==> flow/design.v <==
package axi4_pkg;
    localparam LEN_BITS = 8;
    localparam SIZE_BITS = 3;
    localparam BURST_BITS = 2;
    localparam RESP_BITS = 2;
    typedef bit [LEN_BITS-1:0]  len_t;
    typedef bit [SIZE_BITS-1:0] size_t;
    typedef enum logic [BURST_BITS-1:0] {
        FIXED = 0,
        INCR = 1,
        WRAP = 2
    } burst_t;
    typedef enum logic [RESP_BITS-1:0] {
        OKAY   = 0,
        EXOKAY = 1,
        SLVERR = 2,
        DECERR = 3
    } resp_t;
endpackage
module rtl_sdpram # (
    parameter AWIDTH = 16,
    parameter DWIDTH = 64,
    parameter RAM_STYLE = "auto",
    parameter DOUTB_PIPELINE = 1
) (
    input                   clka,
    input                   ena,
    input  [AWIDTH-1:0]     addra,
    input  [DWIDTH-1:0]     dina,
    input                   clkb,
    input                   enb,
    input  [AWIDTH-1:0]     addrb,
    output [DWIDTH-1:0]     doutb
);
    localparam CASCADE_HEIGHT = 5;
    logic [DWIDTH-1:0]  doutb_int;
    logic [DWIDTH-1:0]  doutb_o;
    logic [DWIDTH-1:0]  memory[2**AWIDTH];
    always_ff @(posedge clka) begin
        if (ena)
            memory[addra] <= dina;
    end
    always_ff @(posedge clkb) begin
        if (enb)
            doutb_int <= memory[addrb];
    end
    if (DOUTB_PIPELINE) begin : gen_doutb_pipeline
        always_ff @(posedge clkb) begin
            doutb_o <= doutb_int;
        end    
    end else begin : gen_doutb_nopipeline
        assign doutb_o = doutb_int;
    end
    assign doutb = doutb_o;
endmodule
module generic_sync_fifo # (
    parameter DWIDTH = 64,
    parameter AWIDTH = 10,
    parameter RAM_STYLE = "auto",
    parameter ALMOST_EMPTY_THRESH = 2,
    parameter ALMOST_FULL_THRESH = 2**AWIDTH-2,
    parameter EARLY_READ = 1,
    parameter OUTPUT_PIPELINE = 0
) (
    input  logic                clk,
    input  logic                rst,
    input  logic                wvalid,
    output logic                wready,
    input  logic [DWIDTH-1:0]   wdata,
    output logic                walmost_full,
    output logic                rvalid,
    input  logic                rready,
    output logic [DWIDTH-1:0]   rdata,
    output logic                ralmost_empty,
    output logic [AWIDTH:0]     data_count
);
    if (ALMOST_EMPTY_THRESH <= 0 || ALMOST_EMPTY_THRESH >= 2**AWIDTH) begin
        $error("ALMOST_EMPTY_THRESH is not valid");
    end
    if (ALMOST_FULL_THRESH <= 0 || ALMOST_FULL_THRESH >= 2**AWIDTH) begin
        $error("ALMOST_FULL_THRESH is not valid");
    end
    logic                       mem_wen;
    logic [AWIDTH:0]            mem_waddr;
    logic [AWIDTH:0]            mem_waddr_next;
    logic                       mem_ren;
    logic [AWIDTH:0]            mem_raddr;
    logic [AWIDTH:0]            mem_raddr_next;
    rtl_sdpram # (
        .AWIDTH(AWIDTH),
        .DWIDTH(DWIDTH),
        .RAM_STYLE(RAM_STYLE),
        .DOUTB_PIPELINE(0)
    ) i_ram (
        .clka(clk),
        .ena(mem_wen),
        .addra(mem_waddr[AWIDTH-1:0]),
        .dina(wdata),
        .clkb(clk),
        .enb(EARLY_READ ? 1'b1 : mem_ren),
        .addrb(EARLY_READ ? mem_raddr_next[AWIDTH-1:0] : mem_raddr[AWIDTH-1:0]),
        .doutb(rdata)
    );
    logic                       wfull;
    assign                      wready = !wfull;
    assign                      mem_wen = wvalid && wready;
    assign                      mem_waddr_next = mem_wen ? mem_waddr + 1'b1 : mem_waddr;
    logic                       rempty;
if (EARLY_READ) begin
    assign                      rvalid = !rempty;
    assign                      mem_ren = rvalid && rready;
end else begin
    always_ff @(posedge clk or posedge rst) begin
        if (rst) begin
            rvalid <= 0;
        end else begin
            if (mem_ren) begin
                rvalid <= 1;
            end else if (rready) begin
                rvalid <= 0;
            end
        end
    end
    assign                      mem_ren = !rempty && !(rvalid && !rready);
end
    assign                      mem_raddr_next = mem_ren ? mem_raddr + 1'b1 : mem_raddr;
    assign                      data_count = mem_waddr - mem_raddr;
    always_ff @(posedge clk or posedge rst) begin
        if (rst) begin
            wfull <= 1;
            walmost_full <= 1;
        end else begin
            wfull <= {~mem_waddr_next[AWIDTH], mem_waddr_next[AWIDTH-1:0]} == mem_raddr;
            walmost_full <= data_count >= ALMOST_FULL_THRESH;  
        end
    end
    always_ff @(posedge clk or posedge rst) begin
        if (rst) begin
            rempty <= 1;
            ralmost_empty <= 1;
        end else begin
            rempty <= mem_waddr == mem_raddr_next;
            ralmost_empty <= data_count < ALMOST_EMPTY_THRESH;
        end
    end
    always_ff @(posedge clk or posedge rst) begin
        if (rst) begin
            mem_waddr <= '0;
            mem_raddr <= '0;
        end else begin
            if (mem_wen) begin
                mem_waddr <= mem_waddr + 1'b1;
            end
            if (mem_ren) begin
                mem_raddr <= mem_raddr + 1'b1;
            end
        end
    end
endmodule
module dmac_addr_gen # (
    parameter int ADDR_WD = 32,
    parameter int MAX_BURST_LEN = 16  
) (
    input [ADDR_WD-1:0]             req_addr,
    input [ADDR_WD-1:0]             req_length,
    input [axi4_pkg::SIZE_BITS-1:0] req_size,
    output [ADDR_WD-1:0]            next_addr,
    output [ADDR_WD-1:0]            next_length,
    output [axi4_pkg::LEN_BITS-1:0] burst_len,
    output                          req_last
);
    wire [ADDR_WD-1:0] aligned_len_bytes = (1 << ($clog2(MAX_BURST_LEN) + req_size)) - (req_addr & ((1 << ($clog2(MAX_BURST_LEN) + req_size)) - 1));
    wire [ADDR_WD-1:0] burst_len_bytes = aligned_len_bytes > req_length ? req_length : aligned_len_bytes;
    wire [ADDR_WD-1:0] aligned_req_addr = req_addr & ~((1 << req_size) - 1);
    wire [ADDR_WD-1:0] burst_len_trans = (req_addr + burst_len_bytes + ((1 << req_size) - 1) - aligned_req_addr) >> req_size;
    assign next_addr = req_addr + aligned_len_bytes;
    assign next_length = req_length - burst_len_bytes;
    assign req_last = next_length == 0;
    assign burst_len = burst_len_trans - 1;
endmodule
module dmac_read_req_gen # (
    parameter int ADDR_WD = 32,
    parameter int DATA_WD = 32,
    parameter int CHANNEL_COUNT = 8,  
    parameter int MAX_BURST_LEN = 16,  
    localparam int STRB_WD = DATA_WD / 8
) (
    input                               clk,
    input                               rst,
    input                               cmd_valid,
    output logic                        cmd_ready,
    input [ADDR_WD-1:0]                 cmd_src_addr,
    input [ADDR_WD-1:0]                 cmd_dst_addr,
    input [1:0]                         cmd_burst,
    input [ADDR_WD-1:0]                 cmd_len,
    input [2:0]                         cmd_size,
    output logic                        rd_req_valid,
    input                               rd_req_ready,
    output [ADDR_WD-1:0]                rd_req_addr,
    output [axi4_pkg::BURST_BITS-1:0]   rd_req_burst,
    output [axi4_pkg::LEN_BITS-1:0]     rd_req_len,
    output [axi4_pkg::SIZE_BITS-1:0]    rd_req_size,
    output                              cmd_out_valid,
    input                               cmd_out_ready,
    output [$clog2(ADDR_WD/8)-1:0]      cmd_out_src_offset,
    output [ADDR_WD-1:0]                cmd_out_dst_addr,
    output [1:0]                        cmd_out_burst,
    output [ADDR_WD-1:0]                cmd_out_len,
    output [2:0]                        cmd_out_size
);
    logic cmd_blocking;
    logic cmd_out_blocking;
    logic rd_req_fired;
    logic cmd_out_fired;
    logic [ADDR_WD-1:0] next_addr;
    logic [ADDR_WD-1:0] next_length;
    logic [axi4_pkg::LEN_BITS-1:0] burst_len;
    logic               req_last;
    logic [ADDR_WD-1:0]                 rd_req_addr_reg;
    logic [ADDR_WD-1:0]                 rd_req_length_reg;
    logic [axi4_pkg::BURST_BITS-1:0]    rd_req_burst_reg;
    logic [axi4_pkg::SIZE_BITS-1:0]     rd_req_size_reg;
    logic                               rd_req_last;
    logic                               rd_req_last_reg;
    dmac_addr_gen # (
        .ADDR_WD(ADDR_WD),
        .MAX_BURST_LEN(MAX_BURST_LEN)  
    ) i_addr_gen (
        .req_addr(rd_req_addr_reg),
        .req_length(rd_req_length_reg),
        .req_size(rd_req_size_reg),
        .next_addr,
        .next_length,
        .burst_len,
        .req_last
    );
    assign cmd_ready = (!rd_req_valid || (rd_req_ready && rd_req_last)) && 
        (( cmd_out_ready) || cmd_out_fired);
    always_ff @(posedge clk or posedge rst) begin
        if (rst) begin
            cmd_blocking <= 0;
        end else begin
            if (cmd_valid && !cmd_ready) begin
                cmd_blocking <= 1;
            end else if (cmd_ready) begin
                cmd_blocking <= 0;
            end
        end
    end
    always_ff @(posedge clk or posedge rst) begin
        if (rst) begin
            cmd_out_blocking <= 0;
        end else begin
            if (cmd_out_valid && !cmd_out_ready) begin
                cmd_out_blocking <= 1;
            end else if (cmd_out_ready) begin
                cmd_out_blocking <= 0;
            end
        end
    end
    always_ff @(posedge clk or posedge rst) begin
        if (rst) begin
            rd_req_fired <= 0;
        end else begin
            if (cmd_valid && cmd_ready) begin
                rd_req_fired <= 0;
            end else if (rd_req_valid && rd_req_ready) begin
                rd_req_fired <= 1;
            end
        end
    end
    always_ff @(posedge clk or posedge rst) begin
        if (rst) begin
            rd_req_addr_reg <= '0;
            rd_req_length_reg <= '0;
            rd_req_burst_reg <= '0;
            rd_req_size_reg <= '0;
            rd_req_last_reg <= 0;
        end else begin
            if (cmd_valid && cmd_ready || cmd_valid && !rd_req_valid && !rd_req_last ) begin
                rd_req_addr_reg   <= cmd_src_addr;
                rd_req_length_reg <= cmd_len;
                rd_req_burst_reg  <= cmd_burst;
                rd_req_size_reg   <= cmd_size;
                rd_req_last_reg       <= req_last;
            end else if (rd_req_valid && rd_req_ready) begin  
                rd_req_addr_reg   <= next_addr;
                rd_req_length_reg <= next_length;
                rd_req_last_reg       <= req_last;
            end
        end
    end
    assign rd_req_last = req_last;
    always_ff @(posedge clk or posedge rst) begin
        if (rst) begin
            rd_req_valid <= 0;
        end else begin
            if (cmd_valid && cmd_ready || cmd_valid && !rd_req_valid && !rd_req_last ) begin
                rd_req_valid <= 1;
            end else if (rd_req_valid  && rd_req_ready && rd_req_last) begin
                rd_req_valid <= 0;
            end
        end
    end
    assign rd_req_addr  = rd_req_addr_reg;
    assign rd_req_burst = rd_req_burst_reg;
    assign rd_req_len   = burst_len;
    assign rd_req_size  = rd_req_size_reg;
    always_ff @(posedge clk or posedge rst) begin
        if (rst) begin
            cmd_out_fired <= 0;
        end else begin
            if (cmd_valid && cmd_ready)
                cmd_out_fired <= 0;
            else if (cmd_out_valid && cmd_out_ready)
                cmd_out_fired <= 1;
        end
    end
    assign cmd_out_valid = cmd_valid && !cmd_out_fired;
    assign cmd_out_src_offset = cmd_src_addr[$clog2(ADDR_WD/8)-1:0];
    assign cmd_out_dst_addr = cmd_dst_addr;
    assign cmd_out_burst = cmd_burst;
    assign cmd_out_len = cmd_len;
    assign cmd_out_size = cmd_size;
endmodule
module dmac_read_initiator # (
    parameter integer ADDR_WD = 32,
    parameter integer DATA_WD = 32,
    parameter int CHANNEL_COUNT = 8,  
    parameter int MAX_BURST_LEN = 16,  
    localparam integer STRB_WD = DATA_WD / 8
) (
    input                               clk,
    input                               rst,
    input                               rd_req_valid,
    output                              rd_req_ready,
    input [ADDR_WD-1:0]                 rd_req_addr,
    input [axi4_pkg::BURST_BITS-1:0]    rd_req_burst,
    input [axi4_pkg::LEN_BITS-1:0]      rd_req_len,
    input [axi4_pkg::SIZE_BITS-1:0]     rd_req_size,
    output logic                        m_axi_arvalid,
    input                               m_axi_arready,
    output logic [ADDR_WD-1:0]          m_axi_araddr,
    output logic [7:0]                  m_axi_arlen,
    output logic [2:0]                  m_axi_arsize,
    output logic [1:0]                  m_axi_arburst
);
    assign m_axi_arvalid = rd_req_valid;
    assign rd_req_ready  = m_axi_arready;
    assign m_axi_araddr  = rd_req_addr;
    assign m_axi_arlen   = rd_req_len;
    assign m_axi_arsize  = rd_req_size;
    assign m_axi_arburst = rd_req_burst;
endmodule
module dmac_read_handler # (
    parameter int ADDR_WD = 32,
    parameter int DATA_WD = 32,
    parameter int CHANNEL_COUNT = 8,  
    parameter int MAX_BURST_LEN = 16,  
    localparam int STRB_WD = DATA_WD / 8
) (
    input                               clk,
    input                               rst,
    output                              data_out_valid,
    input                               data_out_ready,
    output [DATA_WD-1:0]                data_out,
    output                              data_out_last,
    output                              rd_resp_valid,
    input wire                          m_axi_rvalid,
    output wire                         m_axi_rready,
    input wire [DATA_WD-1:0]            m_axi_rdata,
    input wire [1:0]                    m_axi_rresp,
    input wire                          m_axi_rlast
);
    assign data_out_valid = m_axi_rvalid;
    assign m_axi_rready = data_out_ready;
    assign data_out_last = m_axi_rlast;
    assign data_out = m_axi_rdata;
    assign rd_resp_valid = m_axi_rvalid && m_axi_rready && m_axi_rlast;
endmodule
module dmac_read # (
    parameter int ADDR_WD = 32,
    parameter int DATA_WD = 32,
    parameter int CHANNEL_COUNT = 8,  
    parameter int MAX_BURST_LEN = 16,  
    localparam int STRB_WD = DATA_WD / 8
) (
    input                               clk,
    input                               rst,
    input                               cmd_valid,
    output logic                        cmd_ready,
    input [ADDR_WD-1:0]                 cmd_src_addr,
    input [ADDR_WD-1:0]                 cmd_dst_addr,
    input [1:0]                         cmd_burst,
    input [ADDR_WD-1:0]                 cmd_len,
    input [2:0]                         cmd_size,
    output                              cmd_out_valid,
    input                               cmd_out_ready,
    output [$clog2(ADDR_WD/8)-1:0]      cmd_out_src_offset,
    output [ADDR_WD-1:0]                cmd_out_dst_addr,
    output [1:0]                        cmd_out_burst,
    output [ADDR_WD-1:0]                cmd_out_len,
    output [2:0]                        cmd_out_size,
    output                              data_out_valid,
    input                               data_out_ready,
    output [DATA_WD-1:0]                data_out,
    output                              data_out_last,
    output wire                         m_axi_arvalid,
    output wire [ADDR_WD-1:0]           m_axi_araddr,
    output wire [7:0]                   m_axi_arlen,
    output wire [2:0]                   m_axi_arsize,
    output wire [1:0]                   m_axi_arburst,
    input wire                          m_axi_arready,
    input wire                          m_axi_rvalid,
    input wire [DATA_WD-1:0]            m_axi_rdata,
    input wire [1:0]                    m_axi_rresp,
    input wire                          m_axi_rlast,
    output wire                         m_axi_rready
);
    logic                               rd_req_valid;
    logic                               rd_req_ready;
    logic [ADDR_WD-1:0]                 rd_req_addr;
    logic [axi4_pkg::BURST_BITS-1:0]    rd_req_burst;
    logic [axi4_pkg::LEN_BITS-1:0]      rd_req_len;
    logic [axi4_pkg::SIZE_BITS-1:0]     rd_req_size;
    dmac_read_req_gen # (
        .ADDR_WD(ADDR_WD),
        .DATA_WD(DATA_WD),
        .CHANNEL_COUNT(CHANNEL_COUNT),  
        .MAX_BURST_LEN(MAX_BURST_LEN)  
    ) i_req_gen (
        .clk,
        .rst,
        .cmd_valid,
        .cmd_ready,
        .cmd_src_addr,
        .cmd_dst_addr,
        .cmd_burst,
        .cmd_len,
        .cmd_size,
        .rd_req_valid,
        .rd_req_ready,
        .rd_req_addr,
        .rd_req_burst,
        .rd_req_len,
        .rd_req_size,
        .cmd_out_valid,
        .cmd_out_ready,
        .cmd_out_src_offset,
        .cmd_out_dst_addr,
        .cmd_out_burst,
        .cmd_out_len,
        .cmd_out_size
    );
    dmac_read_initiator # (
        .ADDR_WD(ADDR_WD),
        .DATA_WD(DATA_WD),
        .CHANNEL_COUNT(CHANNEL_COUNT),  
        .MAX_BURST_LEN(MAX_BURST_LEN)  
    ) i_initiator (
        .clk,
        .rst,
        .rd_req_valid,
        .rd_req_ready,
        .rd_req_addr,
        .rd_req_burst,
        .rd_req_len,
        .rd_req_size,
        .m_axi_arvalid,
        .m_axi_araddr,
        .m_axi_arlen,
        .m_axi_arsize,
        .m_axi_arburst,
        .m_axi_arready
    );
    dmac_read_handler # (
        .ADDR_WD(ADDR_WD),
        .DATA_WD(DATA_WD),
        .CHANNEL_COUNT(CHANNEL_COUNT),  
        .MAX_BURST_LEN(MAX_BURST_LEN)  
    ) i_handler (
        .clk,
        .rst,
        .data_out_valid,
        .data_out_ready,
        .data_out,
        .data_out_last,
        .rd_resp_valid(),
        .m_axi_rvalid,
        .m_axi_rdata,
        .m_axi_rresp,
        .m_axi_rlast,
        .m_axi_rready
    );
endmodule
module dmac_buffer # (
    parameter int ADDR_WD = 32,
    parameter int DATA_WD = 32,
    parameter int CHANNEL_COUNT = 8,  
    parameter int MAX_BURST_LEN = 16  
) (
    input clk,
    input rst,
    input                           cmd_in_valid,
    output logic                    cmd_in_ready,
    input [$clog2(ADDR_WD/8)-1:0]   cmd_in_src_offset,
    input [ADDR_WD-1:0]             cmd_in_dst_addr,
    input [1:0]                     cmd_in_burst,
    input [ADDR_WD-1:0]             cmd_in_len,
    input [2:0]                     cmd_in_size,
    input                           data_in_valid,
    output                          data_in_ready,
    input [DATA_WD-1:0]             data_in,
    input                           data_in_last,
    output                          cmd_out_valid,
    input                           cmd_out_ready,
    output [$clog2(ADDR_WD/8)-1:0]  cmd_out_src_offset,
    output [ADDR_WD-1:0]            cmd_out_dst_addr,
    output [1:0]                    cmd_out_burst,
    output [ADDR_WD-1:0]            cmd_out_len,
    output [2:0]                    cmd_out_size,
    output                          data_out_valid,
    input                           data_out_ready,
    output [DATA_WD-1:0]            data_out,
    output                          data_out_last
);
    localparam int CMD_WIDTH = $clog2(ADDR_WD/8) + ADDR_WD + 2 + ADDR_WD + 3;
    wire [CMD_WIDTH-1:0] cmd_in = {cmd_in_src_offset, cmd_in_dst_addr, cmd_in_burst, cmd_in_len, cmd_in_size};
    wire [CMD_WIDTH-1:0] cmd_out;
    assign {cmd_out_src_offset, cmd_out_dst_addr, cmd_out_burst, cmd_out_len, cmd_out_size} = cmd_out;
    generic_sync_fifo # (
        .DWIDTH(CMD_WIDTH),
        .AWIDTH(3)
    ) i_cmd_buf (
        .clk,
        .rst,
        .wvalid(cmd_in_valid),
        .wready(cmd_in_ready),
        .wdata (cmd_in),
        .walmost_full(),
        .rvalid(cmd_out_valid),
        .rready(cmd_out_ready),
        .rdata (cmd_out),
        .ralmost_empty(),
        .data_count()
    );
    generic_sync_fifo # (
        .DWIDTH(DATA_WD + 1),
        .AWIDTH($clog2(MAX_BURST_LEN) + 1)
    ) i_data_buf (
        .clk,
        .rst,
        .wvalid(data_in_valid),
        .wready(data_in_ready),
        .wdata ({data_in, data_in_last}),
        .walmost_full(),
        .rvalid(data_out_valid),
        .rready(data_out_ready),
        .rdata ({data_out, data_out_last}),
        .ralmost_empty(),
        .data_count()
    );
endmodule
module dmac_write_req_gen # (
    parameter int ADDR_WD = 32,
    parameter int DATA_WD = 32,
    parameter int CHANNEL_COUNT = 8,  
    parameter int MAX_BURST_LEN = 16,  
    localparam int STRB_WD = DATA_WD / 8
) (
    input                           clk,
    input                           rst,
    input                           cmd_in_valid,
    output logic                    cmd_in_ready,
    input [$clog2(ADDR_WD/8)-1:0]   cmd_in_src_offset,
    input [ADDR_WD-1:0]             cmd_in_dst_addr,
    input [1:0]                     cmd_in_burst,
    input [ADDR_WD-1:0]             cmd_in_len,
    input [2:0]                     cmd_in_size,
    output logic                        wr_req_valid,
    input                               wr_req_ready,
    output [ADDR_WD-1:0]                wr_req_addr,
    output [axi4_pkg::BURST_BITS-1:0]   wr_req_burst,
    output [axi4_pkg::LEN_BITS-1:0]     wr_req_len,
    output [$clog2(ADDR_WD/8)-1:0]      wr_req_data_offset,  
    output [axi4_pkg::SIZE_BITS-1:0]    wr_req_size,
    output                              wr_req_last
);
    logic cmd_blocking;
    logic wr_req_fired;
    logic cmd_out_fired;
    logic [ADDR_WD-1:0] next_addr;
    logic [ADDR_WD-1:0] next_length;
    logic [axi4_pkg::LEN_BITS-1:0] burst_len;
    logic               req_last;
    logic [ADDR_WD-1:0]                 wr_req_addr_reg;
    logic [ADDR_WD-1:0]                 wr_req_length_reg;
    logic [axi4_pkg::BURST_BITS-1:0]    wr_req_burst_reg;
    logic [$clog2(ADDR_WD/8)-1:0]       wr_req_data_offset_reg;
    logic [axi4_pkg::SIZE_BITS-1:0]     wr_req_size_reg;
    dmac_addr_gen # (
        .ADDR_WD(ADDR_WD),
        .MAX_BURST_LEN(MAX_BURST_LEN)  
    ) i_addr_gen (
        .req_addr(wr_req_addr_reg),
        .req_length(wr_req_length_reg),
        .req_size(wr_req_size_reg),
        .next_addr,
        .next_length,
        .burst_len,
        .req_last
    );
    assign cmd_in_ready = (wr_req_ready && wr_req_last) || !wr_req_valid;
    always_ff @(posedge clk or posedge rst) begin
        if (rst) begin
            cmd_blocking <= 0;
        end else begin
            if (cmd_in_valid && !cmd_in_ready) begin
                cmd_blocking <= 1;
            end else if (cmd_in_ready) begin
                cmd_blocking <= 0;
            end
        end
    end
    always_ff @(posedge clk or posedge rst) begin
        if (rst) begin
            wr_req_fired <= 0;
        end else begin
            if (cmd_in_valid && cmd_in_ready) begin
                wr_req_fired <= 0;
            end else if (wr_req_valid && wr_req_ready) begin
                wr_req_fired <= 1;
            end
        end
    end
    always_ff @(posedge clk or posedge rst) begin
        if (rst) begin
            wr_req_addr_reg <= '0;
            wr_req_length_reg <= '0;
            wr_req_burst_reg <= '0;
            wr_req_data_offset_reg <= '0;
            wr_req_size_reg <= '0;
        end else begin
            if (cmd_in_valid && cmd_in_ready || cmd_in_valid && !wr_req_valid ) begin
                wr_req_addr_reg   <= cmd_in_dst_addr;
                wr_req_length_reg <= cmd_in_len;
                wr_req_burst_reg  <= cmd_in_burst;
                wr_req_data_offset_reg <= cmd_in_src_offset;
                wr_req_size_reg   <= cmd_in_size;
            end else if (wr_req_valid && wr_req_ready) begin  
                wr_req_addr_reg   <= next_addr;
                wr_req_length_reg <= next_length;
            end
        end
    end
    assign wr_req_last = req_last;
    always_ff @(posedge clk or posedge rst) begin
        if (rst) begin
            wr_req_valid <= 0;
        end else begin
            if (cmd_in_valid)
                wr_req_valid <= 1;
            else if (wr_req_valid  && wr_req_ready && wr_req_last)
                wr_req_valid <= 0;
        end
    end
    assign wr_req_addr  = wr_req_addr_reg;
    assign wr_req_burst = wr_req_burst_reg;
    assign wr_req_len   = burst_len;
    assign wr_req_data_offset = wr_req_data_offset_reg;
    assign wr_req_size  = wr_req_size_reg;
endmodule
module dmac_write_initiator # (
    parameter int ADDR_WD = 32,
    parameter int DATA_WD = 32,
    parameter int CHANNEL_COUNT = 8,  
    parameter int MAX_BURST_LEN = 16,  
    localparam int STRB_WD = DATA_WD / 8
) (
    input                               clk,
    input                               rst,
    input                               wr_req_valid,
    output                              wr_req_ready,
    input [ADDR_WD-1:0]                 wr_req_addr,
    input [axi4_pkg::BURST_BITS-1:0]    wr_req_burst,
    input [axi4_pkg::LEN_BITS-1:0]      wr_req_len,
    input [$clog2(ADDR_WD/8)-1:0]       wr_req_data_offset,  
    input [axi4_pkg::SIZE_BITS-1:0]     wr_req_size,
    input                               wr_req_last,  
    input                               data_in_valid,
    output logic                        data_in_ready,
    input  [DATA_WD-1:0]                data_in,
    input                               data_in_last,
    output logic                m_axi_awvalid,
    input wire                  m_axi_awready,
    output logic [ADDR_WD-1:0]  m_axi_awaddr,
    output logic [7:0]          m_axi_awlen,
    output logic [2:0]          m_axi_awsize,
    output logic [1:0]          m_axi_awburst,
    output logic                m_axi_wvalid,
    input wire                  m_axi_wready,
    output logic [DATA_WD-1:0]  m_axi_wdata,
    output logic [STRB_WD-1:0]  m_axi_wstrb,
    output logic                m_axi_wlast
);
    localparam MAX_BURST_BYTES = MAX_BURST_LEN * (ADDR_WD / 8);
    logic wr_req_blocking;
    wire  aw_active = m_axi_awvalid;
    logic wr_active;
    always_ff @(posedge clk or posedge rst) begin
        if (rst) begin
            wr_req_blocking <= 0;
        end else begin
            if (wr_req_valid && !wr_req_ready) begin
                wr_req_blocking <= 1;
            end else if (wr_req_ready) begin
                wr_req_blocking <= 0;
            end
        end
    end
    always_ff @(posedge clk or posedge rst) begin
        if(rst) begin
            wr_active <= 0;
        end else begin
            if (wr_req_valid && wr_req_ready) begin
                wr_active <= 1;
            end else if (m_axi_wvalid && m_axi_wready && m_axi_wlast) begin
                wr_active <= 0;
            end
        end
    end
    assign wr_req_ready = !(aw_active && !m_axi_awready) && !(wr_active && !(m_axi_wvalid && m_axi_wready && m_axi_wlast));
    logic               data_in_q_valid;
    logic [DATA_WD-1:0] data_in_q;
    logic [$clog2(ADDR_WD/8):0] data_shift_bytes;
    logic [$clog2(ADDR_WD/8):0] data_shift_bytes_reg;
    wire  wr_delay = wr_req_data_offset > wr_req_addr[$clog2(ADDR_WD/8)-1:0];  
    logic wr_delay_reg;
    wire  wr_delay_all = !wr_req_blocking ? wr_delay : wr_delay_reg;
    logic wr_delay_done;
    assign data_shift_bytes[$clog2(ADDR_WD/8)]     = data_shift_bytes[$clog2(ADDR_WD/8)-1:0] == 0;
    assign data_shift_bytes[$clog2(ADDR_WD/8)-1:0] = wr_req_data_offset - wr_req_addr[$clog2(ADDR_WD/8)-1:0];
    always_ff @(posedge clk or posedge rst) begin
        if(rst) begin
            data_in_q_valid <= 0;
            data_in_q <= '0;
        end else begin
            if (data_in_valid && data_in_ready) begin
                data_in_q_valid <= 1;
            end else if (m_axi_wvalid && m_axi_wready) begin
                data_in_q_valid <= data_in_valid;
            end
            if (data_in_valid && data_in_ready) begin
                data_in_q <= data_in;
            end
        end
    end
    always_ff @(posedge clk or posedge rst) begin
        if (rst) begin
            data_shift_bytes_reg <= '0;
        end else begin
            if (wr_req_valid && !wr_req_blocking) begin
                data_shift_bytes_reg <= data_shift_bytes;
            end
        end
    end
    always_ff @(posedge clk or posedge rst) begin
        if (rst) begin
            wr_delay_reg <= 0;
        end else begin
            if (wr_req_valid && !wr_req_blocking) begin
                wr_delay_reg <= wr_delay;
            end
        end
    end
    always_comb begin
        data_in_ready =   m_axi_wready;
        if (!wr_active || m_axi_wvalid && m_axi_wlast && (m_axi_awvalid && !m_axi_awready)) begin
            data_in_ready = 0;
        end
        if (wr_req_valid && wr_req_ready)
            data_in_ready = 1;
    end
    always_ff @(posedge clk or posedge rst) begin
        if(rst) begin
            m_axi_awvalid <= 0;
            m_axi_awlen <= '0;
            m_axi_awaddr <= '0;
            m_axi_awsize <= '0;
            m_axi_awburst <= '0;
        end else begin
            if (wr_req_valid && wr_req_ready) begin
                m_axi_awvalid <= 1;
                m_axi_awaddr  <= wr_req_addr;
                m_axi_awlen   <= wr_req_len;
                m_axi_awsize  <= wr_req_size;
                m_axi_awburst <= wr_req_burst;
            end else if (m_axi_awready) begin
                m_axi_awvalid <= 0;
            end
        end
    end
    logic [$clog2(MAX_BURST_BYTES)-1:0] wr_counter;
    always_ff @(posedge clk or posedge rst) begin
        if(rst) begin
            wr_counter <= '0;
        end else begin
            if (wr_req_valid && wr_req_ready) begin
                wr_counter <= wr_req_len;
            end else if (m_axi_wvalid && m_axi_wready && !m_axi_wlast) begin
                wr_counter <= wr_counter - 1;
            end
        end
    end
    logic wr_waiting_data;  
    always_ff @(posedge clk or posedge rst) begin
        if (rst) begin
            wr_waiting_data <= 0;
        end else begin
            if (wr_req_valid && wr_req_ready || wr_waiting_data) begin
                wr_waiting_data <= !(data_in_valid && data_in_ready && (wr_delay_all ? data_in_q_valid : 1));
            end
        end
    end
    always_ff @(posedge clk or posedge rst) begin
        if (rst) begin
            m_axi_wvalid <= 0;
        end else begin
            if (wr_req_valid && wr_req_ready || wr_waiting_data) begin
                m_axi_wvalid <= data_in_valid && data_in_ready && (wr_delay_all ? data_in_q_valid : 1);
            end else if (m_axi_wvalid && m_axi_wready && m_axi_wlast) begin
                m_axi_wvalid <= 0;
            end else if (wr_active) begin
                m_axi_wvalid <= (m_axi_wvalid && !m_axi_wready) || (data_in_valid && data_in_ready);
            end
        end
    end
    always_ff @(posedge clk or posedge rst) begin
        if (rst) begin
            m_axi_wstrb <= '0;
        end else begin
            m_axi_wstrb <= '1;
        end
    end
    always_ff @(posedge clk or posedge rst) begin
        if (rst) begin
            m_axi_wlast <= 0;
        end else begin
            if (wr_req_valid && wr_req_ready) begin
                m_axi_wlast <= wr_req_len == 0;
            end else if (m_axi_wvalid && m_axi_wready) begin
                m_axi_wlast <= wr_counter == 1;
            end
        end
    end
    always_ff @(posedge clk) begin
        if (data_in_valid && data_in_ready) begin
            m_axi_wdata <= {data_in, data_in_q} >> ({3'b0, data_shift_bytes_reg} << 3);
        end
    end
endmodule
module dmac_write_handler # (
    parameter int ADDR_WD = 32,
    parameter int DATA_WD = 32,
    parameter int CHANNEL_COUNT = 8,  
    parameter int MAX_BURST_LEN = 16,  
    localparam int STRB_WD = DATA_WD / 8
) (
    input                       clk,
    input                       rst,
    input wire                  m_axi_bvalid,
    input wire [1:0]            m_axi_bresp,
    output wire                 m_axi_bready
);
  assign m_axi_bready = 1;
endmodule
module dmac_write # (
    parameter int ADDR_WD = 32,
    parameter int DATA_WD = 32,
    parameter int CHANNEL_COUNT = 8,  
    parameter int MAX_BURST_LEN = 16,  
    localparam int STRB_WD = DATA_WD / 8
) (
    input                           clk,
    input                           rst,
    input                           cmd_in_valid,
    output logic                    cmd_in_ready,
    input [$clog2(ADDR_WD/8)-1:0]   cmd_in_src_offset,
    input [ADDR_WD-1:0]             cmd_in_dst_addr,
    input [1:0]                     cmd_in_burst,
    input [ADDR_WD-1:0]             cmd_in_len,
    input [2:0]                     cmd_in_size,
    input                           data_in_valid,
    output                          data_in_ready,
    input  [DATA_WD-1:0]            data_in,
    input                           data_in_last,
    output wire                 m_axi_awvalid,
    output wire [ADDR_WD-1:0]   m_axi_awaddr,
    output wire [7:0]           m_axi_awlen,
    output wire [2:0]           m_axi_awsize,
    output wire [1:0]           m_axi_awburst,
    input wire                  m_axi_awready,
    output wire                 m_axi_wvalid,
    output wire [DATA_WD-1:0]   m_axi_wdata,
    output wire [STRB_WD-1:0]   m_axi_wstrb,
    output wire                 m_axi_wlast,
    input wire                  m_axi_wready,
    input wire                  m_axi_bvalid,
    input wire [1:0]            m_axi_bresp,
    output wire                 m_axi_bready
);
    logic                               wr_req_valid;
    logic                               wr_req_ready;
    logic [ADDR_WD-1:0]                 wr_req_addr;
    logic [axi4_pkg::BURST_BITS-1:0]    wr_req_burst;
    logic [axi4_pkg::LEN_BITS-1:0]      wr_req_len;
    logic [$clog2(ADDR_WD/8)-1:0]       wr_req_data_offset;
    logic [axi4_pkg::SIZE_BITS-1:0]     wr_req_size;
    logic                               wr_req_last;
    dmac_write_req_gen # (
        .ADDR_WD(ADDR_WD),
        .DATA_WD(DATA_WD),
        .CHANNEL_COUNT(CHANNEL_COUNT),  
        .MAX_BURST_LEN(MAX_BURST_LEN)  
    ) i_req_gen (
        .clk,
        .rst,
        .cmd_in_valid,
        .cmd_in_ready,
        .cmd_in_src_offset,
        .cmd_in_dst_addr,
        .cmd_in_burst,
        .cmd_in_len,
        .cmd_in_size,
        .wr_req_valid,
        .wr_req_ready,
        .wr_req_addr,
        .wr_req_burst,
        .wr_req_len,
        .wr_req_data_offset,
        .wr_req_size,
        .wr_req_last
    );
    dmac_write_initiator # (
        .ADDR_WD(32),
        .DATA_WD(32),
        .CHANNEL_COUNT(8),  
        .MAX_BURST_LEN(16)  
    ) i_initiator (
        .clk,
        .rst,
        .wr_req_valid,
        .wr_req_ready,
        .wr_req_addr,
        .wr_req_burst,
        .wr_req_len,
        .wr_req_data_offset,
        .wr_req_size,
        .wr_req_last,
        .data_in_valid,
        .data_in_ready,
        .data_in,
        .data_in_last,
        .m_axi_awvalid,
        .m_axi_awaddr,
        .m_axi_awlen,
        .m_axi_awsize,
        .m_axi_awburst,
        .m_axi_awready,
        .m_axi_wvalid,
        .m_axi_wdata,
        .m_axi_wstrb,
        .m_axi_wlast,
        .m_axi_wready
    );
    dmac_write_handler # (
        .ADDR_WD(32),
        .DATA_WD(32),
        .CHANNEL_COUNT(8),  
        .MAX_BURST_LEN(16)  
    ) i_handler (
        .clk,
        .rst,
        .m_axi_bvalid,
        .m_axi_bresp,
        .m_axi_bready
    );
endmodule
module axi_dma_controller #(
    parameter int ADDR_WD = 32,
    parameter int DATA_WD = 32,
    parameter int CHANNEL_COUNT = 8,  
    parameter int MAX_BURST_LEN = 16,  
    localparam int STRB_WD = DATA_WD / 8
) (
    input wire                    clk,
    input wire                    rst,
    input wire                    cmd_valid,
    input wire [ADDR_WD-1:0]      cmd_src_addr,
    input wire [ADDR_WD-1:0]      cmd_dst_addr,
    input wire [1:0]              cmd_burst,
    input wire [ADDR_WD-1:0]      cmd_len,
    input wire [2:0]              cmd_size,
    output wire                   cmd_ready,
    output wire                   M_AXI_ARVALID,
    output wire [ADDR_WD-1:0]     M_AXI_ARADDR,
    output wire [7:0]             M_AXI_ARLEN,
    output wire [2:0]             M_AXI_ARSIZE,
    output wire [1:0]             M_AXI_ARBURST,
    input wire                    M_AXI_ARREADY,
    input wire                    M_AXI_RVALID,
    input wire [DATA_WD-1:0]      M_AXI_RDATA,
    input wire [1:0]              M_AXI_RRESP,
    input wire                    M_AXI_RLAST,
    output wire                   M_AXI_RREADY,
    output wire                   M_AXI_AWVALID,
    output wire [ADDR_WD-1:0]     M_AXI_AWADDR,
    output wire [7:0]             M_AXI_AWLEN,
    output wire [2:0]             M_AXI_AWSIZE,
    output wire [1:0]             M_AXI_AWBURST,
    input wire                    M_AXI_AWREADY,
    output wire                   M_AXI_WVALID,
    output wire [DATA_WD-1:0]     M_AXI_WDATA,
    output wire [STRB_WD-1:0]     M_AXI_WSTRB,
    output wire                   M_AXI_WLAST,
    input wire                    M_AXI_WREADY,
    input wire                    M_AXI_BVALID,
    input wire [1:0]              M_AXI_BRESP,
    output wire                   M_AXI_BREADY
);
    logic                           buf_cmd_in_valid;
    logic                           buf_cmd_in_ready;
    logic [$clog2(ADDR_WD/8)-1:0]   buf_cmd_in_src_offset;
    logic [ADDR_WD-1:0]             buf_cmd_in_dst_addr;
    logic [1:0]                     buf_cmd_in_burst;
    logic [ADDR_WD-1:0]             buf_cmd_in_len;
    logic [2:0]                     buf_cmd_in_size;
    logic                           buf_cmd_out_valid;
    logic                           buf_cmd_out_ready;
    logic [$clog2(ADDR_WD/8)-1:0]   buf_cmd_out_src_offset;
    logic [ADDR_WD-1:0]             buf_cmd_out_dst_addr;
    logic [1:0]                     buf_cmd_out_burst;
    logic [ADDR_WD-1:0]             buf_cmd_out_len;
    logic [2:0]                     buf_cmd_out_size;
    logic                           buf_data_in_valid;
    logic                           buf_data_in_ready;
    logic [DATA_WD-1:0]             buf_data_in;
    logic                           buf_data_in_last;
    logic                           buf_data_out_valid;
    logic                           buf_data_out_ready;
    logic [DATA_WD-1:0]             buf_data_out;
    logic                           buf_data_out_last;
    dmac_read # (
        .ADDR_WD(ADDR_WD),
        .DATA_WD(DATA_WD),
        .CHANNEL_COUNT(CHANNEL_COUNT),  
        .MAX_BURST_LEN(MAX_BURST_LEN)  
    ) i_rd (
        .clk,
        .rst,
        .cmd_valid,
        .cmd_ready,
        .cmd_src_addr,
        .cmd_dst_addr,
        .cmd_burst,
        .cmd_len,
        .cmd_size,
        .cmd_out_valid(buf_cmd_in_valid),
        .cmd_out_ready(buf_cmd_in_ready),
        .cmd_out_src_offset(buf_cmd_in_src_offset),
        .cmd_out_dst_addr(buf_cmd_in_dst_addr),
        .cmd_out_burst(buf_cmd_in_burst),
        .cmd_out_len(buf_cmd_in_len),
        .cmd_out_size(buf_cmd_in_size),
        .data_out_valid(buf_data_in_valid),
        .data_out_ready(buf_data_in_ready),
        .data_out(buf_data_in),
        .data_out_last(buf_data_in_last),
        .m_axi_arvalid(M_AXI_ARVALID),
        .m_axi_araddr(M_AXI_ARADDR),
        .m_axi_arlen(M_AXI_ARLEN),
        .m_axi_arsize(M_AXI_ARSIZE),
        .m_axi_arburst(M_AXI_ARBURST),
        .m_axi_arready(M_AXI_ARREADY),
        .m_axi_rvalid(M_AXI_RVALID),
        .m_axi_rdata(M_AXI_RDATA),
        .m_axi_rresp(M_AXI_RRESP),
        .m_axi_rlast(M_AXI_RLAST),
        .m_axi_rready(M_AXI_RREADY)
    );
    dmac_buffer # (
        .ADDR_WD(ADDR_WD),
        .DATA_WD(DATA_WD),
        .CHANNEL_COUNT(CHANNEL_COUNT)
    ) i_buf(
        .clk,
        .rst,
        .cmd_in_valid(buf_cmd_in_valid),
        .cmd_in_ready(buf_cmd_in_ready),
        .cmd_in_src_offset(buf_cmd_in_src_offset),
        .cmd_in_dst_addr(buf_cmd_in_dst_addr),
        .cmd_in_burst(buf_cmd_in_burst),
        .cmd_in_len(buf_cmd_in_len),
        .cmd_in_size(buf_cmd_in_size),
        .data_in_valid(buf_data_in_valid),
        .data_in_ready(buf_data_in_ready),
        .data_in(buf_data_in),
        .data_in_last(buf_data_in_last),
        .cmd_out_valid(buf_cmd_out_valid),
        .cmd_out_ready(buf_cmd_out_ready),
        .cmd_out_src_offset(buf_cmd_out_src_offset),
        .cmd_out_dst_addr(buf_cmd_out_dst_addr),
        .cmd_out_burst(buf_cmd_out_burst),
        .cmd_out_len(buf_cmd_out_len),
        .cmd_out_size(buf_cmd_out_size),
        .data_out_valid(buf_data_out_valid),
        .data_out_ready(buf_data_out_ready),
        .data_out(buf_data_out),
        .data_out_last(buf_data_out_last)
    );
    dmac_write # (
        .ADDR_WD(ADDR_WD),
        .DATA_WD(DATA_WD),
        .CHANNEL_COUNT(CHANNEL_COUNT),  
        .MAX_BURST_LEN(MAX_BURST_LEN)  
    ) i_wr (
        .clk,
        .rst,
        .cmd_in_valid(buf_cmd_out_valid),
        .cmd_in_ready(buf_cmd_out_ready),
        .cmd_in_src_offset(buf_cmd_out_src_offset),
        .cmd_in_dst_addr(buf_cmd_out_dst_addr),
        .cmd_in_burst(buf_cmd_out_burst),
        .cmd_in_len(buf_cmd_out_len),
        .cmd_in_size(buf_cmd_out_size),
        .data_in_valid(buf_data_out_valid),
        .data_in_ready(buf_data_out_ready),
        .data_in(buf_data_out),
        .data_in_last(buf_data_out_last),
        .m_axi_awvalid(M_AXI_AWVALID),
        .m_axi_awaddr(M_AXI_AWADDR),
        .m_axi_awlen(M_AXI_AWLEN),
        .m_axi_awsize(M_AXI_AWSIZE),
        .m_axi_awburst(M_AXI_AWBURST),
        .m_axi_awready(M_AXI_AWREADY),
        .m_axi_wvalid(M_AXI_WVALID),
        .m_axi_wdata(M_AXI_WDATA),
        .m_axi_wstrb(M_AXI_WSTRB),
        .m_axi_wlast(M_AXI_WLAST),
        .m_axi_wready(M_AXI_WREADY),
        .m_axi_bvalid(M_AXI_BVALID),
        .m_axi_bresp(M_AXI_BRESP),
        .m_axi_bready(M_AXI_BREADY)
    );
    if (ADDR_WD % 8 != 0) $error("ADDR_WD is not multiple of 8");
    if (DATA_WD % 8 != 0) $error("DATA_WD is not multiple of 8");
    if (2 ** $clog2(ADDR_WD / 8) != ADDR_WD / 8) $error("ADDR_WD is not power of 2");
    if (2 ** $clog2(DATA_WD / 8) != DATA_WD / 8) $error("DATA_WD is not power of 2");
    if (2 ** $clog2(MAX_BURST_LEN) != MAX_BURST_LEN) $error("MAX_BURST_LEN is not power of 2");
    if (MAX_BURST_LEN <= 0 || MAX_BURST_LEN > 256)   $error("MAX_BURST_LEN is invalid");
endmodule
======== From RTL to reports: axi_dma_controller ========
What the tools print for axi_dma_controller, step after step.
Lines are those of the file above, counted from 1.
Operators carry their Yosys type and port widths (W data, S select, Z words).
A cell with - has no value.
design
  top module .............................. axi_dma_controller
  clock ................................... clk
  library ................................. sky130hd
  timing corner ........................... tt_025C_1v80

======== After elaboration ========
Yosys after proc, flatten, opt, wreduce and memory -nomap, before mapping. Print and check cells are not counted. Equal cells are merged and count once.
Memory sizes are those after Yosys's memory passes, which may raise the word count (mostly to a power of two), join words into wider ones and drop unused or constant bits.
bit counts
  word width x clocked read ports ......... 104
  register bits after elaboration ......... 294
  RAM bits ................................ 1624
  memory cells ............................ 2
  output and inout port bits .............. 133
  input bits .............................. 146
  word-level cells ........................ 203
cells by class
  bitwise gates (word level) .............. 8
  shift operators ......................... 7
  $lt $le $gt $ge ......................... 3
  reduce/logical cells .................... 69
  equality and inequality tests ........... 6
  mux-type cells .......................... 45
  $add $sub $neg .......................... 26
memories
  memory                         words  bits a word  rd ports  write ports  line  source
  i_buf.i_data_buf.i_ram.memory  32     33           1         1            38    logic [DWIDTH-1:0]  memory[2**AWIDTH];
  i_buf.i_cmd_buf.i_ram.memory   8      71           1         1            38
operators with widths
  operator                 count
  $mux W32                 10
  $add A32 B32 Y32         6
  $sub A32 B32 Y32         6
  $sub A32 B1 Y32 const B  4
  $and A32 B32 Y32         4
  $mux W71                 1
  $shl A1 B3 Y32 const A   2
  $shl A1 B4 Y32 const A   2
  $shr A32 B3 Y8           2
  $gt A32 B32 Y1           2
  $not A32 Y32             2
  $logic_not A32 Y1        2
  $shr A64 B6 Y32          1
  $mux W33                 1
  $logic_and A1 B32 Y1     1
  $logic_and A1 B1 Y1      27
  $mux W1                  25
  $mux W6                  4
  $reduce_bool A2 Y1       10
  $logic_not A1 Y1         18
  $sub A8 B1 Y8 const B    2
  $add A6 B1 Y6 const B    2
  $eq A6 B6 Y1             2
  $logic_or A1 B1 Y1       8
  $add A3 B3 Y4 const A    2
  $add A4 B1 Y4 const B    2
  $eq A4 B4 Y1             2
  $logic_not A8 Y1         1
Not listed: further kinds 11, cells in them 13.

======== Longest topological paths ========
Depth = most cells in a row (Yosys ltp): at word level without a register or memory, in the mapped netlist without a sequential cell, where the memories' decode and read muxes count.
depth
  depth in word-level cells ............... 15
  ABC_AREA ................................ 0
  mapped depth ............................ 52
  depth with buffers taken out ............ 51

======== Mapped cells and area ========
Yosys stat after the flow's synthesis: flattened, memories mapped to cells. It holds for the ABC_AREA given above (unset counts as 0); a run with the other value may have another netlist.
cell types
  type                       count  area in all (sq um)
  sky130_fd_sc_hd__edfxtp_1  1624   4.88E+04
  sky130_fd_sc_hd__mux4_2    344    7747.43
  sky130_fd_sc_hd__dfrtp_1   258    6.46E+03
  sky130_fd_sc_hd__mux2_2    292    3.29E+03
  sky130_fd_sc_hd__ha_1      248    3.1E+03
  sky130_fd_sc_hd__a222oi_1  210    2.1E+03
  sky130_fd_sc_hd__dfxtp_1   103    2.06E+03
  sky130_fd_sc_hd__nand2_1   507    1.9E+03
  sky130_fd_sc_hd__mux2i_1   179    1.79E+03
  sky130_fd_sc_hd__a21oi_1   273    1366.31
  sky130_fd_sc_hd__o21ai_0   235    1.18E+03
  sky130_fd_sc_hd__nor2_1    302    1.13E+03
  sky130_fd_sc_hd__a221oi_2  70     1.05E+03
  sky130_fd_sc_hd__xnor2_1   109    954.666
  sky130_fd_sc_hd__clkbuf_1  244    915.878
  sky130_fd_sc_hd__inv_1     217    814.531
  sky130_fd_sc_hd__a22o_1    71     621.846
  sky130_fd_sc_hd__xor2_1    69     604.33
Other cell types: 91; their cells: 1000.
synthesis totals
  sequential part of the area ............. 57390.0 sq um
  synthesis area .......................... 93189.4 sq um
  buffer cells ............................ 374
  cell count .............................. 6355
  flip-flops .............................. 1989
The figures by module come from a second, unflattened synthesis with its own total; it is not the netlist above.
unflattened totals
  cells (unflattened synthesis) ........... 6637
  area (unflattened synthesis) ............ 95920.7 sq um
Rows give one instance, submodules left out.
by module
  module                sequential area (sq um)  area (sq um)  instances  cells
  rtl_sdpram            32701.4                  42144.2       1          2332
  rtl_sdpram            19188.4                  23481.3       1          905
  dmac_addr_gen         0.0                      7070.5        2          1018
  dmac_write_initiator  3338.2                   6242.2        1          481
  dmac_read_req_gen     1776.7                   3988.8        1          300
  dmac_write_req_gen    1801.7                   3314.4        1          304
  generic_sync_fifo     405.4                    1171.1        1          122
  generic_sync_fifo     305.3                    804.5         1          72
  dmac_read_initiator   0.0                      352.8         1          47
  dmac_read_handler     0.0                      269.0         1          36
  dmac_write_handler    0.0                      11.3          1          2
  dmac_read             0.0                      0.0           1          0
  dmac_write            0.0                      0.0           1          0
  dmac_buffer           0.0                      0.0           1          0
  axi_dma_controller    0.0                      0.0           1          0

======== Timing after synthesis ========
OpenSTA on the mapped netlist: ideal clock, no wires. The path of least setup slack (recovery checks aside). Input and output delay are each 20% of the period. Register names are those of the netlist, which keeps one name where synthesis merged equal registers.
timing after synthesis
  path kind ............................... register -> register
  start point ............................. register i_wr.i_req_gen.wr_req_size_reg[0]
  end point ............................... register i_buf.i_cmd_buf.i_ram.doutb_int[38]
  period .................................. 12.0 ns
  path slack .............................. 0.591 ns
  path buffers ............................ 9
  time at the first pin ................... 0.000 ns
  delay of the path ....................... 11.409 ns
  library setup time ...................... 0.133 ns
  driving pins on the path ................ 52
  arrival time ............................ 11.276 ns
  data required time ...................... 11.867 ns
  synthesis period reached ................ 11.409 ns
"delay of the path" = arrival - input delay + setup time.
"driving pins on the path" counts driving pins, that of a launching flip-flop among them; a cell with two outputs on the path counts twice.
"synthesis period reached" is the clock period less the worst setup slack; recovery checks do not enter. This is arithmetic on one report: input and output delays are still those of the set period (20% each).
The rows between start and end are the longest chain of elaborated cells between them; the timing report does not say that the signal goes this way. Where chains are equally long, one stands for them.
Each line given opens the expression or statement behind the cell; cells for indexed reads and writes are added by Yosys, which also makes memories of some case tables.
between the ends, after synthesis
  cells stage by stage .................... sky130_fd_sc_hd__dfrtp_1 -> sky130_fd_sc_hd__clkbuf_1 -> sky130_fd_sc_hd__clkbuf_1 -> sky130_fd_sc_hd__buf_1 -> sky130_fd_sc_hd__clkbuf_1 -> sky130_fd_sc_hd__nand2_1 -> sky130_fd_sc_hd__ha_1 -> sky130_fd_sc_hd__inv_1 -> sky130_fd_sc_hd__xnor2_1 -> sky130_fd_sc_hd__nand2_1 -> sky130_fd_sc_hd__ha_1 -> sky130_fd_sc_hd__a221oi_1 -> sky130_fd_sc_hd__o22ai_1 -> sky130_fd_sc_hd__a31o_2 -> sky130_fd_sc_hd__o21ai_0 -> sky130_fd_sc_hd__o21ai_0 -> sky130_fd_sc_hd__a31oi_1 -> sky130_fd_sc_hd__o21bai_1 -> (+16 left out) -> sky130_fd_sc_hd__ha_1 -> sky130_fd_sc_hd__nor2_1 -> sky130_fd_sc_hd__nand3_1 -> sky130_fd_sc_hd__a41oi_1 -> sky130_fd_sc_hd__or3_4 -> sky130_fd_sc_hd__a31o_2 -> sky130_fd_sc_hd__a31o_2 -> sky130_fd_sc_hd__o21ai_2 -> sky130_fd_sc_hd__mux2_1 -> sky130_fd_sc_hd__o311ai_1 -> sky130_fd_sc_hd__nor4_4 -> sky130_fd_sc_hd__a31o_4 -> sky130_fd_sc_hd__mux2_4 -> sky130_fd_sc_hd__buf_4 -> sky130_fd_sc_hd__buf_2 -> sky130_fd_sc_hd__a222oi_1 -> sky130_fd_sc_hd__a22o_1 -> sky130_fd_sc_hd__a221oi_2
  length of the longest elaborated chain .. 13
  elaborated cells between the ends (all ways) .. 13
  classes of those cells .................. add/sub: 4; compare: 1; shift: 1; mux: 2; logic: 1; reduce/logical: 4
ends and longest elaborated chain, after synthesis
  item                 line  source
  from (decl)          600   logic [axi4_pkg::SIZE_BITS-1:0]     wr_req_size_reg;
  from (assign)        642   wr_req_size_reg <= '0;
  from (assign)        649   wr_req_size_reg   <= cmd_in_size;
  $add A3 B3 Y4        172   wire [ADDR_WD-1:0] aligned_len_bytes = (1 << ($clog2(MAX_BURST_LEN) + req_size)) - (req_addr & ((1 << ($clog2( ...
  $shl A1 B4 Y32       172
  $sub A32 B1 Y32      172
  $and A32 B32 Y32     172
  $sub A32 B32 Y32     172
  $gt A32 B32 Y1       173   wire [ADDR_WD-1:0] burst_len_bytes = aligned_len_bytes > req_length ? req_length : aligned_len_bytes;
  $mux W32             173
  $sub A32 B32 Y32     177   assign next_length = req_length - burst_len_bytes;
  $logic_not A32 Y1    178   assign req_last = next_length == 0;
  $logic_and A1 B1 Y1  613   assign cmd_in_ready = (wr_req_ready && wr_req_last) || !wr_req_valid;
  $logic_or A1 B1 Y1   613
  $logic_and A1 B1 Y1  111   assign                      mem_ren = rvalid && rready;
  $mux W4              126   assign                      mem_raddr_next = mem_ren ? mem_raddr + 1'b1 : mem_raddr;
  to (decl)            36    logic [DWIDTH-1:0]  doutb_int;

======== Path in the finished layout ========
Path of least setup slack in the final report of stored run 1 (OpenROAD, finished layout, wires in). Where an end is a register, its clock arrival counts in the times.
timing after layout
  path kind ............................... register -> output
  start point ............................. register i_rd.i_req_gen.rd_req_addr_reg[0]
  end point ............................... output M_AXI_ARLEN[6]
  time at the first pin ................... 0.85 ns
  arrival time ............................ 9.06 ns
  period .................................. 12.0 ns
  path buffers ............................ 3
  path slack .............................. 0.54 ns
  data required time ...................... 9.60 ns
  driving pins on the path ................ 50
  output delay ............................ 2.40 ns
The rows between start and end are the longest chain of elaborated cells between them; the timing report does not say that the signal goes this way. Where chains are equally long, one stands for them.
A register here has more assigning lines than the two given.
between the ends, after layout
  cells stage by stage .................... sky130_fd_sc_hd__dfrtp_1 -> sky130_fd_sc_hd__inv_1 -> sky130_fd_sc_hd__ha_2 -> sky130_fd_sc_hd__nand2b_1 -> sky130_fd_sc_hd__a21o_1 -> sky130_fd_sc_hd__nor2_2 -> sky130_fd_sc_hd__a2bb2oi_2 -> sky130_fd_sc_hd__a21o_1 -> sky130_fd_sc_hd__a21oi_1 -> sky130_fd_sc_hd__nor2b_1 -> sky130_fd_sc_hd__o21ai_1 -> sky130_fd_sc_hd__nand2b_1 -> sky130_fd_sc_hd__a211o_1 -> sky130_fd_sc_hd__a21oi_2 -> sky130_fd_sc_hd__inv_4 -> sky130_fd_sc_hd__a21oi_4 -> sky130_fd_sc_hd__ha_1 -> sky130_fd_sc_hd__a21o_1 -> (+14 left out) -> sky130_fd_sc_hd__ha_1 -> sky130_fd_sc_hd__a21o_1 -> sky130_fd_sc_hd__a21oi_1 -> sky130_fd_sc_hd__o21bai_1 -> sky130_fd_sc_hd__a21oi_2 -> sky130_fd_sc_hd__o21bai_1 -> sky130_fd_sc_hd__a21oi_2 -> sky130_fd_sc_hd__o21bai_1 -> sky130_fd_sc_hd__a21oi_1 -> sky130_fd_sc_hd__o21bai_1 -> sky130_fd_sc_hd__a21oi_2 -> sky130_fd_sc_hd__xnor2_1 -> sky130_fd_sc_hd__nor2_1 -> sky130_fd_sc_hd__a21oi_1 -> sky130_fd_sc_hd__mux4_2 -> sky130_fd_sc_hd__nand3_1 -> sky130_fd_sc_hd__xor2_1 -> sky130_fd_sc_hd__buf_2
  length of the longest elaborated chain .. 9
  elaborated cells between the ends (all ways) .. 10
  source lines of those cells ............. 5
  classes of those cells .................. add/sub: 5; compare: 1; shift: 1; mux: 1; logic: 2
ends and longest elaborated chain, after layout
  item                 line  source
  from (decl)          219   logic [ADDR_WD-1:0]                 rd_req_addr_reg;
  from (assign)        281   rd_req_addr_reg   <= cmd_src_addr;
  from (assign)        287   rd_req_addr_reg   <= next_addr;
  $and A32 B32 Y32     172   wire [ADDR_WD-1:0] aligned_len_bytes = (1 << ($clog2(MAX_BURST_LEN) + req_size)) - (req_addr & ((1 << ($clog2( ...
  $sub A32 B32 Y32     172
  $gt A32 B32 Y1       173   wire [ADDR_WD-1:0] burst_len_bytes = aligned_len_bytes > req_length ? req_length : aligned_len_bytes;
  $mux W32             173
  $add A32 B32 Y32 x2  175   wire [ADDR_WD-1:0] burst_len_trans = (req_addr + burst_len_bytes + ((1 << req_size) - 1) - aligned_req_addr) > ...
  $sub A32 B32 Y32     175
  $shr A32 B3 Y8       175
  $sub A8 B1 Y8        179   assign burst_len = burst_len_trans - 1;
  to (decl)            1007  output wire [7:0]             M_AXI_ARLEN,

Data sheet: physical implementation of axi_dma_controller

axi_dma_controller through Yosys and OpenROAD on sky130hd: 3 stored runs, unordered, with their settings and measured results. The constraints put input and output delay at 20% of the set period each and load the outputs with 0.01 pF.
"clock period reached" is the run's clock period less its worst setup slack. It is reckoned from that one timing run; input and output delays stay at 20% of the period that was set.
"critical path time" is the time allowed to the run's worst setup path (the clock period less input and output delay, where it has them) less its slack. Clock arrival times count: a late capture clock shortens it, a late launch clock lengthens it.
By "total power of the final layout" is meant OpenSTA's value without simulated activity: inputs other than the clock are taken to toggle once in ten clock periods, and the tool carries that through the logic.

---- stored run 1 ----
settings
  CAP_MARGIN = 35
  CORE_MARGIN = 3
  CORE_UTILIZATION = 28
  CTS_CLUSTER_DIAMETER = 236
  GPL_ROUTABILITY_DRIVEN = 0
  PLACE_DENSITY_LB_ADDON = 0.24
  period_ns = 12.0
  SLEW_MARGIN = 20
results
  post-route utilization .................. 0.337
  setup total negative slack .............. 0.000 ns
  total power of the final layout ......... 34.020 mW
  clock period reached .................... 11.459 ns
  total die area .......................... 339778.0 sq um
  worst setup slack after layout .......... 0.541 ns
  worst hold slack in the final report .... 0.445 ns
  standard-cell area after layout ......... 111570.0 sq um
  critical path time ...................... 9.06 ns
  worst path kind ......................... register -> output
  netlist area reported by Yosys .......... 93189.4 sq um

---- stored run 2 ----
settings
  CORE_ASPECT_RATIO = 0.71
  CORE_MARGIN = 9
  CORE_UTILIZATION = 28
  GPL_ROUTABILITY_DRIVEN = 1
  GPL_TIMING_DRIVEN = 1
  MAX_ROUTING_LAYER = met5
  PLACE_DENSITY = 0.41
  SETUP_SLACK_MARGIN = 1.08
  SLEW_MARGIN = 10
  period_ns = 6.42
  CAP_MARGIN = 20
results
  post-route utilization .................. 0.371
  setup total negative slack .............. -730.759 ns
  total power of the final layout ......... 76.344 mW
  clock period reached .................... 10.168 ns
  total die area .......................... 354218.0 sq um
  worst setup slack after layout .......... -3.748 ns
  worst hold slack in the final report .... 0.468 ns
  standard-cell area after layout ......... 122777.0 sq um
  critical path time ...................... 8.88 ns
  worst path kind ......................... register -> output
  netlist area reported by Yosys .......... 93189.4 sq um

---- stored run 3 ----
settings
  ABC_AREA = 1
  CELL_PAD_IN_SITES_DETAIL_PLACEMENT = 0
  CELL_PAD_IN_SITES_GLOBAL_PLACEMENT = 0
  CORE_ASPECT_RATIO = 1.17
  CORE_MARGIN = 6
  CORE_UTILIZATION = 18
  CTS_CLUSTER_DIAMETER = 334
  CTS_CLUSTER_SIZE = 15
  GPL_ROUTABILITY_DRIVEN = 0
  GPL_TIMING_DRIVEN = 1
  HOLD_SLACK_MARGIN = 0.03
  MAX_ROUTING_LAYER = met5
  PLACE_DENSITY_LB_ADDON = 0.26
  SETUP_SLACK_MARGIN = 1.08
  SLEW_MARGIN = 25
  period_ns = 6.42
  CAP_MARGIN = 20
results
  post-route utilization .................. 0.247
  setup total negative slack .............. -330.705 ns
  total power of the final layout ......... 79.550 mW
  clock period reached .................... 9.272 ns
  total die area .......................... 542995.0 sq um
  worst setup slack after layout .......... -2.852 ns
  worst hold slack in the final report .... 0.434 ns
  standard-cell area after layout ......... 128846.0 sq um
  critical path time ...................... 7.99 ns
  worst path kind ......................... register -> output
  netlist area reported by Yosys .......... 94572.0 sq um
